==> flow/design.v <==
module ALU(Zero, ALU_Result, InputData1, InputData2, shamt, ALU_Control);
input [31:0] InputData1, InputData2;
input [4:0] shamt;
input [3:0] ALU_Control;
output Zero;
output reg [31:0] ALU_Result;
assign Zero = (ALU_Result == 0) ? 1 : 0;
always @ (*)
begin
	case(ALU_Control)
		4'd1: begin 
			ALU_Result <= InputData1+InputData2;
		       end
		4'd2: begin 
			ALU_Result <= InputData1-InputData2;
		       end
		4'd3: begin 
			ALU_Result <= InputData2 << shamt;
		       end
		4'd4: begin 
			ALU_Result <= InputData2 >> shamt;
		       end
		4'd5: begin 
			ALU_Result <= InputData1&InputData2;
		       end
		4'd6: begin 
			ALU_Result <= InputData1|InputData2;
		       end
		4'd7: begin 
			ALU_Result <= ~(InputData1|InputData2);
		       end
		4'd8: begin 
			ALU_Result <= (InputData1<InputData2)? 1 : 0;
		       end
		4'd9: begin
			ALU_Result <= (InputData1 < InputData2);
		       end
		default: ALU_Result <= 0;
	endcase
end
endmodule
module ALU_Controller(ALU_Control,ALUOP,Function);
output reg [3:0] ALU_Control;
input wire [5:0] ALUOP;
input wire [5:0] Function;
always @ (*)
begin
	ALU_Control = 4'd0;	 
	case(ALUOP)
		6'h0:  
		begin
			case(Function)
				6'h20: ALU_Control = 4'd1;	 
				6'h22: ALU_Control = 4'd2;	 
				6'h0: ALU_Control = 4'd3;	 
				6'h2: ALU_Control = 4'd4;	 
				6'h24: ALU_Control = 4'd5;	 
				6'h25: ALU_Control = 4'd6;	 
				6'h27: ALU_Control = 4'd7;	 
				6'h2B: ALU_Control = 4'd8;	 
				6'h2A: ALU_Control = 4'd9;	 
			endcase
		end
		6'h8: ALU_Control = 4'd1;	 
		6'h23: ALU_Control = 4'd1;	 
		6'h21: ALU_Control = 4'd1;	 
		6'h25: ALU_Control = 4'd1;	 
		6'h2B: ALU_Control = 4'd1;	 
		6'hC : ALU_Control = 4'd5;	 
		6'hD : ALU_Control = 4'd6;	 
		6'h4 : ALU_Control = 4'd2;	 
	endcase
end  
endmodule
module SignExtender(ExtendedValue,HalfWord,Unsigned);
output reg [31:0]ExtendedValue;
input wire [15:0]HalfWord;
input wire Unsigned;
always @ (*) begin
	ExtendedValue[15:0] <= HalfWord;
	if(Unsigned==1)
		ExtendedValue[31:16] <= 0;
	else
		ExtendedValue[31:16] <= { 16 { HalfWord[15] } };
end
endmodule
module control_unit (
			beq, shift, aluSrc, regDst, memToReg,
			regWrite, memWrite, memRead, loadFullWord, loadSigned,
			instrOpCode, instrFunct);
	input [5:0] instrOpCode, instrFunct;
	output beq, shift, aluSrc, regDst, memToReg;
	output regWrite, memWrite, memRead, loadFullWord, loadSigned;
	assign beq = (instrOpCode == 6'h4);  
	assign shift = (instrOpCode == 6'h0) & (instrFunct == 6'h0 | instrFunct == 6'h2);  
	assign aluSrc = (instrOpCode == 6'h23 | instrOpCode == 6'h2B		 
			| instrOpCode == 6'h21 | instrOpCode == 6'h25		 
			| instrOpCode == 6'h8);					 
	assign regDst = ~aluSrc;
	assign regWrite = (instrOpCode != 6'h2B & instrOpCode != 6'h4);  
	assign memWrite = (instrOpCode == 6'h2B);  
	assign memRead = (instrOpCode == 6'h23 | instrOpCode == 6'h21 | instrOpCode == 6'h25);
	assign loadFullWord = (instrOpCode == 6'h23);
	assign loadSigned = (instrOpCode == 6'h23 | instrOpCode == 6'h21);
	assign memToReg = memRead;
endmodule
module fwd_unit(fwdA, fwdB,
		instrRs_E, instrRt_E, writeReg_M, writeReg_WB, regWrite_M, regWrite_WB);
	input [4:0] instrRs_E, instrRt_E, writeReg_M, writeReg_WB;
	input regWrite_M, regWrite_WB;
	output [1:0] fwdA, fwdB;
	wire fwd_ALU_A, fwd_Full_A;
	wire fwd_ALU_B, fwd_Full_B;
	wire fwd_ALU, fwd_Full;
	assign fwdA = { fwd_ALU_A, fwd_Full_A };
	assign fwdB = { fwd_ALU_B, fwd_Full_B };
	assign fwd_ALU = regWrite_M & (writeReg_M != 5'd0);
	assign fwd_Full = regWrite_WB & (writeReg_WB != 5'd0);
	assign fwd_ALU_A = fwd_ALU & (instrRs_E == writeReg_M);
	assign fwd_ALU_B = fwd_ALU & (instrRt_E == writeReg_M);
	assign fwd_Full_A = fwd_Full & (instrRs_E == writeReg_WB) & ~fwd_ALU_A;
	assign fwd_Full_B = fwd_Full & (instrRt_E == writeReg_WB) & ~fwd_ALU_B;
endmodule
module mux_4_x_32 (out, in0, in1, in2, in3, defaultWire, sel);
	input [1:0] sel;
	input [31:0] in0, in1, in2, in3, defaultWire;
	output reg [31:0] out;
	always @(*) begin
		case (sel)
			00: out <= in0;
			01: out <= in1;
			10: out <= in2;
			11: out <= in3;
			default: out <= defaultWire;
		endcase
	end
endmodule
module register_32 (wordOut, wordIn, write, reset, clk);
	input write, reset, clk;
	input [31:0] wordIn;
	output reg [31:0] wordOut;
	always @(posedge clk, posedge reset) begin
		if(reset) wordOut <= 32'd0;
		else if(write) wordOut <= wordIn;
	end
endmodule
module register_5 (wordOut, wordIn, write, reset, clk);
	input write, reset, clk;
	input [4:0] wordIn;
	output reg [4:0] wordOut;
	always @(posedge clk, posedge reset) begin
		if(reset) wordOut <= 4'd0;
		else if(write) wordOut <= wordIn;
	end
endmodule
module D_FlipFlop (bitOut, bitIn, write, reset, clk);
	input write, reset, clk;
	input bitIn;
	output reg bitOut;
	always @(posedge clk, posedge reset) begin
		if(reset) bitOut <= 1'd0;
		else if(write) bitOut <= bitIn;
	end
endmodule
module IF_ID_ppreg (instrOut, pcPlus4Out, instrIn, pcPlus4In, write, reset, clk);
	input write, reset, clk;
	input [31:0] instrIn, pcPlus4In;
	output [31:0] instrOut, pcPlus4Out;
	register_32 instrReg (instrOut, instrIn, write, reset, clk);
	register_32 pcPlus4Reg (pcPlus4Out, pcPlus4In, write, reset, clk);
endmodule
module ID_EXE_ppreg (
	pcPlus4Out, pcPlus4In, syscallOut, syscallIn,
	instrRsOut, instrRsIn, instrRtOut, instrRtIn, instrRdOut, instrRdIn,
	imm32Out, imm32In, shamtOut, shamtIn,
	regData1Out, regData1In, regData2Out, regData2In,
	aluOpOut, aluOpIn, aluSrcOut, aluSrcIn, shiftOut, shiftIn,
	regDstOut, regDstIn, regWriteOut, regWriteIn,
	branchOut, branchIn, memToRegOut, memToRegIn,
	memWriteOut, memWriteIn, memReadOut, memReadIn,
	loadFullWordOut, loadFullWordIn, loadSignedOut, loadSignedIn,
	write, reset, clk);
	input write, reset, clk;
	input [31:0] pcPlus4In, imm32In, regData1In, regData2In;
	input [4:0] instrRsIn, instrRtIn, instrRdIn, shamtIn;
	input [3:0] aluOpIn;
	input aluSrcIn, shiftIn, regDstIn, regWriteIn, branchIn, memToRegIn;
	input memWriteIn, memReadIn, loadFullWordIn, loadSignedIn;
	input syscallIn;
	output [31:0] pcPlus4Out, imm32Out, regData1Out, regData2Out;
	output [4:0] instrRsOut, instrRtOut, instrRdOut, shamtOut;
	output [3:0] aluOpOut;
	output aluSrcOut, shiftOut, regDstOut, regWriteOut, branchOut, memToRegOut;
	output memWriteOut, memReadOut, loadFullWordOut, loadSignedOut;
	output syscallOut;
	wire [4:0] aluOpIn5, aluOpOut5;
	assign aluOpOut = aluOpOut5[3:0];
	assign aluOpIn5 = { 1'd0, aluOpIn };
	register_32 pcPlus4Reg (pcPlus4Out, pcPlus4In, write, reset, clk);
	register_32 imm32Reg (imm32Out, imm32In, write, reset, clk);
	register_32 regData1Reg (regData1Out, regData1In, write, reset, clk);
	register_32 regData2Reg (regData2Out, regData2In, write, reset, clk);
	register_5 instrRsReg (instrRsOut, instrRsIn, write, reset, clk);
	register_5 instrRtReg (instrRtOut, instrRtIn, write, reset, clk);
	register_5 instrRdReg (instrRdOut, instrRdIn, write, reset, clk);
	register_5 shamtReg (shamtOut, shamtIn, write, reset, clk);
	register_5 aluOpReg (aluOpOut5, aluOpIn5, write, reset, clk);
	D_FlipFlop aluSrcFF	(aluSrcOut, aluSrcIn, write, reset, clk);
	D_FlipFlop shiftFF	(shiftOut, shiftIn, write, reset, clk);
	D_FlipFlop regDstFF	(regDstOut, regDstIn, write, reset, clk);
	D_FlipFlop regWriteFF	(regWriteOut, regWriteIn, write, reset, clk);
	D_FlipFlop branchFF	(branchOut, branchIn, write, reset, clk);
	D_FlipFlop memToRegFF	(memToRegOut, memToRegIn, write, reset, clk);
	D_FlipFlop memWriteFF	(memWriteOut, memWriteIn, write, reset, clk);
	D_FlipFlop memReadFF	(memReadOut, memReadIn, write, reset, clk);
	D_FlipFlop loadFullWord	(loadFullWordOut, loadFullWordIn, write, reset, clk);
	D_FlipFlop loadSignedFF	(loadSignedOut, loadSignedIn, write, reset, clk);
	D_FlipFlop syscallFF	(syscallOut, syscallIn, write, reset, clk);
endmodule
module EXE_MEM_ppreg (
	syscallOut, syscallIn,
	regData2Out, regData2In, aluResultOut, aluResultIn,
	writeRegOut, writeRegIn,
	regWriteOut, regWriteIn, memToRegOut, memToRegIn,
	memWriteOut, memWriteIn, memReadOut, memReadIn,
	loadFullWordOut, loadFullWordIn, loadSignedOut, loadSignedIn,
	write, reset, clk);
	input write, reset, clk;
	input [31:0] regData2In, aluResultIn;
	input [4:0] writeRegIn;
	input regWriteIn, memToRegIn;
	input memWriteIn, memReadIn, loadFullWordIn, loadSignedIn;
	input syscallIn;
	output [31:0] regData2Out, aluResultOut;
	output [4:0] writeRegOut;
	output regWriteOut, memToRegOut;
	output memWriteOut, memReadOut, loadFullWordOut, loadSignedOut;
	output syscallOut;
	register_32 regData2Reg (regData2Out, regData2In, write, reset, clk);
	register_32 aluResultReg (aluResultOut, aluResultIn, write, reset, clk);
	register_5 writeRegReg (writeRegOut, writeRegIn, write, reset, clk);
	D_FlipFlop regWriteFF	(regWriteOut, regWriteIn, write, reset, clk);
	D_FlipFlop memToRegFF	(memToRegOut, memToRegIn, write, reset, clk);
	D_FlipFlop memWriteFF	(memWriteOut, memWriteIn, write, reset, clk);
	D_FlipFlop memReadFF	(memReadOut, memReadIn, write, reset, clk);
	D_FlipFlop loadFullWord	(loadFullWordOut, loadFullWordIn, write, reset, clk);
	D_FlipFlop loadSignedFF	(loadSignedOut, loadSignedIn, write, reset, clk);
	D_FlipFlop syscallFF	(syscallOut, syscallIn, write, reset, clk);
endmodule
module MEM_WB_ppreg (
	syscallOut, syscallIn,
	memDataOut, memDataIn, aluResultOut, aluResultIn,
	writeRegOut, writeRegIn,
	regWriteOut, regWriteIn, memToRegOut, memToRegIn,
	write, reset, clk);
	input write, reset, clk;
	input [31:0] memDataIn, aluResultIn;
	input [4:0] writeRegIn;
	input regWriteIn, memToRegIn;
	input syscallIn;
	output [31:0] memDataOut, aluResultOut;
	output [4:0] writeRegOut;
	output regWriteOut, memToRegOut;
	output syscallOut;
	register_32 memDataReg (memDataOut, memDataIn, write, reset, clk);
	register_32 aluResultReg (aluResultOut, aluResultIn, write, reset, clk);
	register_5 writeRegReg (writeRegOut, writeRegIn, write, reset, clk);
	D_FlipFlop regWriteFF	(regWriteOut, regWriteIn, write, reset, clk);
	D_FlipFlop memToRegFF	(memToRegOut, memToRegIn, write, reset, clk);
	D_FlipFlop syscallFF	(syscallOut, syscallIn, write, reset, clk);
endmodule
module RegisterFile(ReadData1,ReadData2,ReadReg1,ReadReg2,WriteReg,WriteData,RegWriteSignal,clk);
    input [4:0] ReadReg1, ReadReg2, WriteReg;
    input [31:0] WriteData;
    input clk, RegWriteSignal;
    output [31:0] ReadData1, ReadData2;
    reg [31:0] Registers[31:0];
	assign ReadData1 = (ReadReg1 == 0) ? 32'd0 : Registers[ReadReg1];
	assign ReadData2 = (ReadReg2 == 0) ? 32'd0 : Registers[ReadReg2];
    always @ (posedge clk)
    begin
        if(RegWriteSignal==1)
            Registers[WriteReg] <= WriteData; 
    end
endmodule
module mips_core (
	input         clk,
	input         rst,           
	output [31:0] imem_addr,     
	input  [31:0] imem_rdata,    
	output [31:0] dmem_addr,     
	output [31:0] dmem_wdata,    
	output        dmem_we,       
	input  [31:0] dmem_rdata,    
	output        halt           
);
	wire pipeReset = rst;
	wire pipeWrite = 1'b1;
	wire syscall_D, syscall_E, syscall_M, syscall_W;
	wire [31:0] pcValue, pcNext;
	wire [31:0] pcPlus4_F, pcPlus4_D, pcPlus4_E;
	wire [31:0] pcOffsetNextInst_E;
	wire pcSrc;
	wire [31:0] instruction, instruction_D;
	wire [5:0] instrOpCode, instrFunct;
	wire [15:0] instrImm;
	wire [4:0] instrRs, instrRs_E;
	wire [4:0] instrRt, instrRt_E;
	wire [4:0] instrRd, instrRd_E;
	wire [4:0] instrShamt;
	wire [31:0] imm32_D, imm32_E;
	wire [31:0] regData1, regData1_E;
	wire [31:0] regData2, regData2_E, regData2_M;
	wire [31:0] writeData;
	wire [4:0] readReg1, readReg2;
	wire [4:0] writeReg_E, writeReg_M, writeReg;
	wire regWrite_D, regWrite_E, regWrite_M, regWrite;
	wire [31:0] aluOprd1, aluOprd2_FWD, aluOprd2;
	wire [4:0] aluShamt;
	wire [3:0] aluOp_D, aluOp;
	wire [31:0] aluResult, aluResult_M, aluResult_W;
	wire aluZero;
	wire [31:0] memDataOut, memDataOut_W;
	wire memWrite_D, memRead_D, loadFullWord_D, loadSigned_D;
	wire memWrite_E, memRead_E, loadFullWord_E, loadSigned_E;
	wire memWrite_M, memRead_M, loadFullWord_M, loadSigned_M;
	wire branch_D, aluSrc_D, regDst_D;
	wire branch_E, aluSrc_E, regDst_E;
	wire memToReg_D, memToReg_E, memToReg_M, memToReg_W;
	wire shift_D, shift_E;
	wire [1:0] fwdA, fwdB;
	assign pcPlus4_F = pcValue + 4;
	assign pcOffsetNextInst_E = pcPlus4_E + (imm32_E << 2);
	assign pcSrc = branch_E & aluZero;
	assign pcNext = pcSrc ? pcOffsetNextInst_E : pcPlus4_F;
	assign imem_addr = pcValue;
	assign instruction = imem_rdata;
	assign instrOpCode = instruction_D[31:26];
	assign instrRs = instruction_D[25:21];
	assign instrRt = instruction_D[20:16];
	assign instrRd = instruction_D[15:11];
	assign instrFunct = instruction_D[5:0];
	assign instrShamt = instruction_D[10:6];
	assign instrImm = instruction_D[15:0];
	assign syscall_D = (instruction_D == 32'h0000000c);
	SignExtender offsetSignExtender (imm32_D, instrImm, 1'b0);
	assign readReg1 = instrRs;
	assign readReg2 = instrRt;
	assign aluOprd2 = aluSrc_E ? imm32_E : aluOprd2_FWD;
	mux_4_x_32 aluOprd1_fwdMux (aluOprd1, regData1_E, writeData, aluResult_M, 32'd0, regData1_E, fwdA);
	mux_4_x_32 aluOprd2_fwdMux (aluOprd2_FWD, regData2_E, writeData, aluResult_M, 32'd0, regData2_E, fwdB);
	assign writeReg_E = regDst_E ? instrRd_E : instrRt_E;
	assign dmem_addr = aluResult_M;
	assign dmem_wdata = regData2_M;
	assign dmem_we = memWrite_M;
	assign memDataOut[15:0] = dmem_rdata[15:0];
	assign memDataOut[31:16] = loadFullWord_M ? dmem_rdata[31:16] :
				   loadSigned_M ? {16{dmem_rdata[15]}} : 16'd0;
	assign writeData = memToReg_W ? memDataOut_W : aluResult_W;
	assign halt = syscall_W;
	register_32	PC (pcValue, pcNext, pipeWrite, pipeReset, clk);
	RegisterFile	reg_file (regData1, regData2, readReg1, readReg2, writeReg, writeData, regWrite, clk);
	ALU		alu (aluZero, aluResult, aluOprd1, aluOprd2, aluShamt, aluOp);
	ALU_Controller	aluControl (aluOp_D, instrOpCode, instrFunct);
	control_unit	CU (branch_D, shift_D, aluSrc_D, regDst_D, memToReg_D, regWrite_D,
				memWrite_D, memRead_D, loadFullWord_D, loadSigned_D,
				instrOpCode, instrFunct);
	fwd_unit	FU (fwdA, fwdB, instrRs_E, instrRt_E, writeReg_M, writeReg, regWrite_M, regWrite);
	IF_ID_ppreg IF_ID (instruction_D, pcPlus4_D, instruction, pcPlus4_F, pipeWrite, pipeReset, clk);
	ID_EXE_ppreg ID_EXE (
		pcPlus4_E, pcPlus4_D, syscall_E, syscall_D,
		instrRs_E, instrRs, instrRt_E, instrRt, instrRd_E, instrRd,
		imm32_E, imm32_D, aluShamt, instrShamt,
		regData1_E, regData1, regData2_E, regData2,
		aluOp, aluOp_D, aluSrc_E, aluSrc_D, shift_E, shift_D,
		regDst_E, regDst_D, regWrite_E, regWrite_D, branch_E, branch_D, memToReg_E, memToReg_D,
		memWrite_E, memWrite_D, memRead_E, memRead_D,
		loadFullWord_E, loadFullWord_D, loadSigned_E, loadSigned_D,
		pipeWrite, pipeReset, clk);
	EXE_MEM_ppreg EXE_MEM (
		syscall_M, syscall_E,
		regData2_M, regData2_E, aluResult_M, aluResult,
		writeReg_M, writeReg_E,
		regWrite_M, regWrite_E, memToReg_M, memToReg_E,
		memWrite_M, memWrite_E, memRead_M, memRead_E,
		loadFullWord_M, loadFullWord_E, loadSigned_M, loadSigned_E,
		pipeWrite, pipeReset, clk);
	MEM_WB_ppreg MEM_WB (
		syscall_W, syscall_M,
		memDataOut_W, memDataOut, aluResult_W, aluResult_M,
		writeReg, writeReg_M,
		regWrite, regWrite_M, memToReg_W, memToReg_M,
		pipeWrite, pipeReset, clk);
endmodule
---- Tool chain data of mips_core ----
The steps from the RTL of mips_core to its reports follow in flow order.
Line numbers count from 1 in the design file above.
Library cell names are shortened.
Not given: -
inputs
  top module .............................. mips_core
  clock port .............................. clk
  library ................................. sky130hd
  corner .................................. tt_025C_1v80

---- Word level ----
Yosys after proc, flatten, opt, wreduce and memory -nomap, before mapping. Enables and synchronous resets that opt folds into registers are not counted as muxes. Memory bits, and registers merged into a memory's read port (data or address), are not among the register bits. Print and check cells are not counted.
Yosys's memory passes give these memory sizes; they may raise the number of words (mostly to a power of two), join words into wider ones and drop unused or constant bits.
cells by class
  $add $sub $neg .......................... 4
  shift-type cells ........................ 2
  eq/ne operators ......................... 34
  magnitude comparators ................... 2
  muxes and demuxes ....................... 18
  reduce/logical cells .................... 8
  bitwise gates (word level) .............. 22
operators by type and width
  operator                                       number
  parallel mux 32 bit (select 9 bit)             1
  two-way mux 32 bit                             8
  equality test 6 bit with constant B            11
  adder 32 bit                                   2
  < comparator 32 bit                            2
  parallel mux 4 bit (select 9 bit)              1
  adder 32 x 3 -> 32 bit with constant B         1
  subtractor 32 bit                              1
  bitwise AND 32 bit                             1
  OR 32 bit                                      1
  equality test 32 x 4 -> 1 bit with constant B  1
  << shifter 32 x 5 -> 32 bit                    1
  right shift 32 x 5 -> 32 bit                   1
  inverter 32 bit                                1
  zero test 32 bit                               1
  two-way mux 16 bit                             2
  equality test 5 bit                            4
  parallel mux 4 bit (select 5 bit)              1
  equality test 6 x 4 -> 1 bit with constant B   3
  equality test 4 x 3 -> 1 bit with constant B   4
  zero test 6 bit                                2
  bitwise AND 1 bit                              10
  zero test 5 bit                                2
  nonzero test 5 bit                             2
  two-way mux 5 bit                              2
  equality test 4 x 2 -> 1 bit with constant B   2
  equality test 4 bit with constant B            2
  OR 1 bit                                       6
Not listed: further kinds 9, cells in them 14.
bit counts
  bits in registers ....................... 388
  bits in writable memories ............... 1024
  memories kept ........................... 1
  bits of input ports ..................... 66
  word-level cells ........................ 127
memory list
  memory              words  width  rd ports  wr ports  RTL line  RTL
  reg_file.Registers  32     32     2         1         277       reg [31:0] Registers[31:0];

---- Depth ----
Depth = most cells in a row (Yosys ltp): at word level without a register or memory, in the mapped netlist without a sequential cell, where the memories' decode and read muxes count.
logic depth
  depth in word-level cells ............... 15
  ABC_AREA ................................ 0
  mapped depth ............................ 29
  mapped depth without buffers ............ 26

---- After synthesis ----
The flow's flattened synthesis, as Yosys stat reports it; memories are mapped. The netlist is that of the ABC_AREA named above (0 if unset); the other value can give another one.
synthesis totals
  mapped area ............................. 70013.4 µm²
  area of sequential cells ................ 40208.6 µm²
  cell count .............................. 4479
  flip-flops .............................. 1402
  buffer cells ............................ 301
cells by type
  cell type  number  area in all (µm²)
  edfxtp_1   1024    3.07E+04
  mux4_2     648     1.46E+04
  dfrtp_1    378     9.46E+03
  ha_1       131     1.64E+03
  mux2i_1    135     1.35E+03
  nor2_1     290     1.09E+03
  nand2_1    221     829.546
  a21oi_1    162     810.778
  clkbuf_1   202     758.227
  mux2_2     55      619.344
  nand3_1    111     555.533
  inv_1      147     551.779
  o21ai_0    109     545.523
  xnor2_1    52      455.437
  mux2_4     28      420.403
  xor2_1     35      306.544
  nor3_1     59      295.283
  buf_1      77      289.027
Not listed: further types 75, cells in them 615.
By module: a second synthesis without flattening, with its own total; a netlist apart from the flattened one above.
unflattened totals
  cells (unflattened synthesis) ........... 5555
  area (unflattened synthesis) ............ 79608.9 µm²
Each row is one instance without its submodules.
by module
  module          area (µm²)  instances  cells  sequential area (µm²)
  RegisterFile    46960.0     1          2400   30749.5
  register_32     1348.8      11         69     800.8
  ALU             9758.1      1          1405   0.0
  mips_core       3528.4      1          514    0.0
  mux_4_x_32      714.4       2          107    0.0
  register_5      185.2       7          11     125.1
  D_FlipFlop      43.8        21         3      25.0
  fwd_unit        287.8       1          38     0.0
  SignExtender    246.5       1          32     0.0
  ALU_Controller  217.7       1          32     0.0
  control_unit    125.1       1          20     0.0
  ID_EXE_ppreg    3.8         1          1      0.0
  EXE_MEM_ppreg   0.0         1          0      0.0
  IF_ID_ppreg     0.0         1          0      0.0
  MEM_WB_ppreg    0.0         1          0      0.0

---- Timing after synthesis ----
OpenSTA on the mapped netlist: ideal clock, no wires. The path of least setup slack (recovery checks aside). Input and output delay are each 20% of the period. Register names are those of the netlist, which keeps one name where synthesis merged equal registers.
path after synthesis
  path kind ............................... register to register
  start point ............................. register MEM_WB.writeRegReg.wordOut[1]
  end point ............................... register PC.wordOut[10]
  time at the first pin ................... 0.000 ns
  path slack .............................. 3.382 ns
  driving pins on the path ................ 28
  period .................................. 10.0 ns
  arrival time ............................ 6.493 ns
  buffers on the path ..................... 4
  setup time .............................. 0.125 ns
  delay of the path ....................... 6.618 ns
  period reached after synthesis .......... 6.618 ns
"delay of the path" is the arrival time less input delay plus setup time.
"driving pins on the path": output pins that drive a net of the path, with the launching flip-flop's if there is one; two outputs of one cell count as two.
"period reached after synthesis" = period - worst setup slack (recovery checks aside). The figure is calculated, with input and output delays left at 20% of the set period.
The rows between start and end are the longest chain of elaborated cells between them; the timing report does not say that the signal goes this way. Where chains are equally long, one stands for them.
A line is the first line of the expression or statement that the cell stems from. Yosys adds cells for indexed reads and writes and turns some case tables into memories.
on the way, after synthesis
  cell sequence ........................... dfrtp_1 buf_2 xnor2_1 nand2_1 or4_1 buf_2 buf_6 or4_1 nand3_1 ha_1 inv_1 fa_1 nor2b_1 o31ai_1 a211o_1 a2111oi_0 nor3_1 o21ai_1 o211ai_1 a21oi_1 nor4b_1 o221ai_1 or3b_2 and4b_1 nand3b_1 nor4_4 buf_6 mux2_4
  cells in the longest elaborated chain ... 14
  elaborated cells between the ends (all ways) .. 28
RTL lines, path after synthesis
  element                             RTL line  RTL
  start: declaration                  150       output reg [4:0] wordOut;
  start: assignment                   152       if(reset) wordOut <= 4'd0;
  start: assignment                   153       else if(write) wordOut <= wordIn;
  nonzero test 5 bit                  118       assign fwd_Full = regWrite_WB & (writeReg_WB != 5'd0);
  bitwise AND 1 bit                   118
  bitwise AND 1 bit (2 in a row)      122       assign fwd_Full_B = fwd_Full & (instrRt_E == writeReg_WB) & ~fwd_ALU_B;
  equality test 2 x 1 -> 1 bit        129       case (sel)
  two-way mux 32 bit                  129
  two-way mux 32 bit                  349       assign aluOprd2 = aluSrc_E ? imm32_E : aluOprd2_FWD;
  OR 32 bit                           30        ALU_Result <= ~(InputData1|InputData2);
  inverter 32 bit                     30
  parallel mux 32 bit (select 9 bit)  10        case(ALU_Control)
  zero test 32 bit                    7         assign Zero = (ALU_Result == 0) ? 1 : 0;
  two-way mux 1 bit                   7
  bitwise AND 1 bit                   334       assign pcSrc = branch_E & aluZero;
  two-way mux 32 bit                  335       assign pcNext = pcSrc ? pcOffsetNextInst_E : pcPlus4_F;
  end: assignment                     143       if(reset) wordOut <= 32'd0;
  end: assignment                     144       else if(write) wordOut <= wordIn;
  end: declaration                    141       output reg [31:0] wordOut;
Nets of the timed path that keep an RTL name, with a line that drives or declares them; the list need not be complete.
named nets, after synthesis
  signal                   RTL line
  EXE_MEM.aluResultIn[22]  10

---- Worst path after layout ----
From the final timing report of run 1: the path of least setup slack in the routed layout; clock arrival at registers is part of the times.
path after layout
  path kind ............................... register to register
  start point ............................. register EXE_MEM.writeRegReg.wordOut[0]
  end point ............................... register PC.wordOut[0]
  time at the first pin ................... 0.87 ns
  buffers on the path ..................... 2
  period .................................. 14.4 ns
  setup time .............................. 0.11 ns
  path slack .............................. 5.31 ns
  arrival time ............................ 9.85 ns
  driving pins on the path ................ 25
The rows between start and end are the longest chain of elaborated cells between them; the timing report does not say that the signal goes this way. Where chains are equally long, one stands for them.
on the way, after layout
  cell sequence ........................... dfrtp_1 or4_1 o21ai_2 nor4_1 nor2_4 buf_4 nor2_1 a21o_1 ha_1 fa_1 or2_2 a221oi_1 o211ai_1 a31oi_1 o31ai_1 a221o_1 a21oi_1 nor4b_1 o221ai_1 or3b_2 and4b_1 nand3b_1 nor4_4 buf_4 mux2_2
  cells in the longest elaborated chain ... 15
  elaborated cells between the ends (all ways) .. 30
RTL lines, path after layout
  element                             RTL line  RTL
  start: declaration                  150       output reg [4:0] wordOut;
  start: assignment                   152       if(reset) wordOut <= 4'd0;
  start: assignment                   153       else if(write) wordOut <= wordIn;
  nonzero test 5 bit                  117       assign fwd_ALU = regWrite_M & (writeReg_M != 5'd0);
  bitwise AND 1 bit                   117
  bitwise AND 1 bit                   120       assign fwd_ALU_B = fwd_ALU & (instrRt_E == writeReg_M);
  inverter 1 bit                      122       assign fwd_Full_B = fwd_Full & (instrRt_E == writeReg_WB) & ~fwd_ALU_B;
  bitwise AND 1 bit                   122
  equality test 2 x 1 -> 1 bit        129       case (sel)
  two-way mux 32 bit                  129
  two-way mux 32 bit                  349       assign aluOprd2 = aluSrc_E ? imm32_E : aluOprd2_FWD;
  OR 32 bit                           30        ALU_Result <= ~(InputData1|InputData2);
  inverter 32 bit                     30
  parallel mux 32 bit (select 9 bit)  10        case(ALU_Control)
  zero test 32 bit                    7         assign Zero = (ALU_Result == 0) ? 1 : 0;
  two-way mux 1 bit                   7
  bitwise AND 1 bit                   334       assign pcSrc = branch_E & aluZero;
  two-way mux 32 bit                  335       assign pcNext = pcSrc ? pcOffsetNextInst_E : pcPlus4_F;
  end: assignment                     143       if(reset) wordOut <= 32'd0;
  end: assignment                     144       else if(write) wordOut <= wordIn;
  end: declaration                    141       output reg [31:0] wordOut;
Nets of the timed path that keep an RTL name, with a line that drives or declares them; the list need not be complete.
named nets, after layout
  signal                   RTL line
  EXE_MEM.aluResultIn[22]  10

Add stored flow runs of mips_core

3 stored runs of mips_core in the flow (synthesis by Yosys, layout by OpenROAD, sky130hd cells), in arbitrary order. Constraints: input delay and output delay 20% of the set period each, output load 0.01 pF.
"achieved clock period (ns)" means the clock period less the worst setup slack. The figure is calculated, with input and output delays left at 20% of the set period.
"worst setup path time (ns)" = time allowed to the worst setup path (clock period - input delay - output delay, where it has them) - its slack; a late launch clock adds to it, a late capture clock takes from it.
"finish__power__total" rests on the timing tool's default activity at the inputs, not on a simulated workload.

Flow files of run 1
==> flow/run.sh <==
#!/bin/bash
# the make line also repeats the synthesis and layout settings of config.mk as NAME=value (left out here)
make -C /OpenROAD-flow-scripts/flow DESIGN_CONFIG=/design/flow/config.mk WORK_HOME=/design/flow/orfs CLKGATE_MAP_FILE= finish
==> flow/config.mk <==
export PLATFORM = sky130hd
export DESIGN_NAME = mips_core
export DESIGN_NICKNAME = mips_core
export VERILOG_FILES = /design/flow/design.v
export SDC_FILE = /design/flow/constraint.sdc
export NUM_CORES = 4
export LEC_CHECK = 0
export ABC_AREA = 0
export CAP_MARGIN = 30
export CELL_PAD_IN_SITES_DETAIL_PLACEMENT = 0
export CELL_PAD_IN_SITES_GLOBAL_PLACEMENT = 1
export CORE_MARGIN = 2
export CORE_UTILIZATION = 19
export GPL_TIMING_DRIVEN = 1
export MAX_ROUTING_LAYER = met4
export PLACE_DENSITY_LB_ADDON = 0.04
export SETUP_SLACK_MARGIN = 3.74
export SLEW_MARGIN = 35
export TNS_END_PERCENT = 40
==> flow/constraint.sdc <==
create_clock -name core_clock -period 14.4 [get_ports {clk}]
set_input_delay 2.8800 -clock core_clock [delete_from_list [all_inputs] [get_ports {clk}]]
set_output_delay 2.8800 -clock core_clock [all_outputs]
set_load 0.01 [all_outputs]

report of run 1
yosys chip area after synthesis (um^2): 70013.4
finish__design__die__area: 373364.0
finish__design__instance__area__stdcell: 84800.1
finish__design__instance__utilization: 0.2316
finish__timing__setup__ws: 5.305
finish__timing__setup__tns: 0.000
finish__timing__hold__ws: 0.347
finish__power__total: 1.216e-02
achieved clock period (ns): 9.095
worst setup path time (ns): 9.09
worst setup path kind: register to register

Flow files of run 2
==> flow/run.sh <==
#!/bin/bash
# the make line also repeats the synthesis and layout settings of config.mk as NAME=value (left out here)
make -C /OpenROAD-flow-scripts/flow DESIGN_CONFIG=/design/flow/config.mk WORK_HOME=/design/flow/orfs CLKGATE_MAP_FILE= finish
==> flow/config.mk <==
export PLATFORM = sky130hd
export DESIGN_NAME = mips_core
export DESIGN_NICKNAME = mips_core
export VERILOG_FILES = /design/flow/design.v
export SDC_FILE = /design/flow/constraint.sdc
export NUM_CORES = 4
export LEC_CHECK = 0
export CAP_MARGIN = 20
export CORE_MARGIN = 2
export CORE_UTILIZATION = 40
export SETUP_SLACK_MARGIN = 0.07
export SLEW_MARGIN = 20
==> flow/constraint.sdc <==
create_clock -name core_clock -period 9.11 [get_ports {clk}]
set_input_delay 1.8220 -clock core_clock [delete_from_list [all_inputs] [get_ports {clk}]]
set_output_delay 1.8220 -clock core_clock [all_outputs]
set_load 0.01 [all_outputs]

report of run 2
yosys chip area after synthesis (um^2): 70013.4
finish__design__die__area: 178396.0
finish__design__instance__area__stdcell: 79622.6
finish__design__instance__utilization: 0.4581
finish__timing__setup__ws: 0.604
finish__timing__setup__tns: 0.000
finish__timing__hold__ws: 0.342
finish__power__total: 1.750e-02
achieved clock period (ns): 8.506
worst setup path time (ns): 8.51
worst setup path kind: register to register

Flow files of run 3
==> flow/run.sh <==
#!/bin/bash
# the make line also repeats the synthesis and layout settings of config.mk as NAME=value (left out here)
make -C /OpenROAD-flow-scripts/flow DESIGN_CONFIG=/design/flow/config.mk WORK_HOME=/design/flow/orfs CLKGATE_MAP_FILE= finish
==> flow/config.mk <==
export PLATFORM = sky130hd
export DESIGN_NAME = mips_core
export DESIGN_NICKNAME = mips_core
export VERILOG_FILES = /design/flow/design.v
export SDC_FILE = /design/flow/constraint.sdc
export NUM_CORES = 4
export LEC_CHECK = 0
export ABC_AREA = 1
export CAP_MARGIN = 20
export CELL_PAD_IN_SITES_DETAIL_PLACEMENT = 2
export CELL_PAD_IN_SITES_GLOBAL_PLACEMENT = 2
export CORE_ASPECT_RATIO = 1.25
export CORE_MARGIN = 6
export CORE_UTILIZATION = 63
export GPL_ROUTABILITY_DRIVEN = 0
export GPL_TIMING_DRIVEN = 0
export MAX_ROUTING_LAYER = met4
export SLEW_MARGIN = 20
==> flow/constraint.sdc <==
create_clock -name core_clock -period 10.0 [get_ports {clk}]
set_input_delay 2.0000 -clock core_clock [delete_from_list [all_inputs] [get_ports {clk}]]
set_output_delay 2.0000 -clock core_clock [all_outputs]
set_load 0.01 [all_outputs]

report of run 3: did not finish, place, GPL-0301
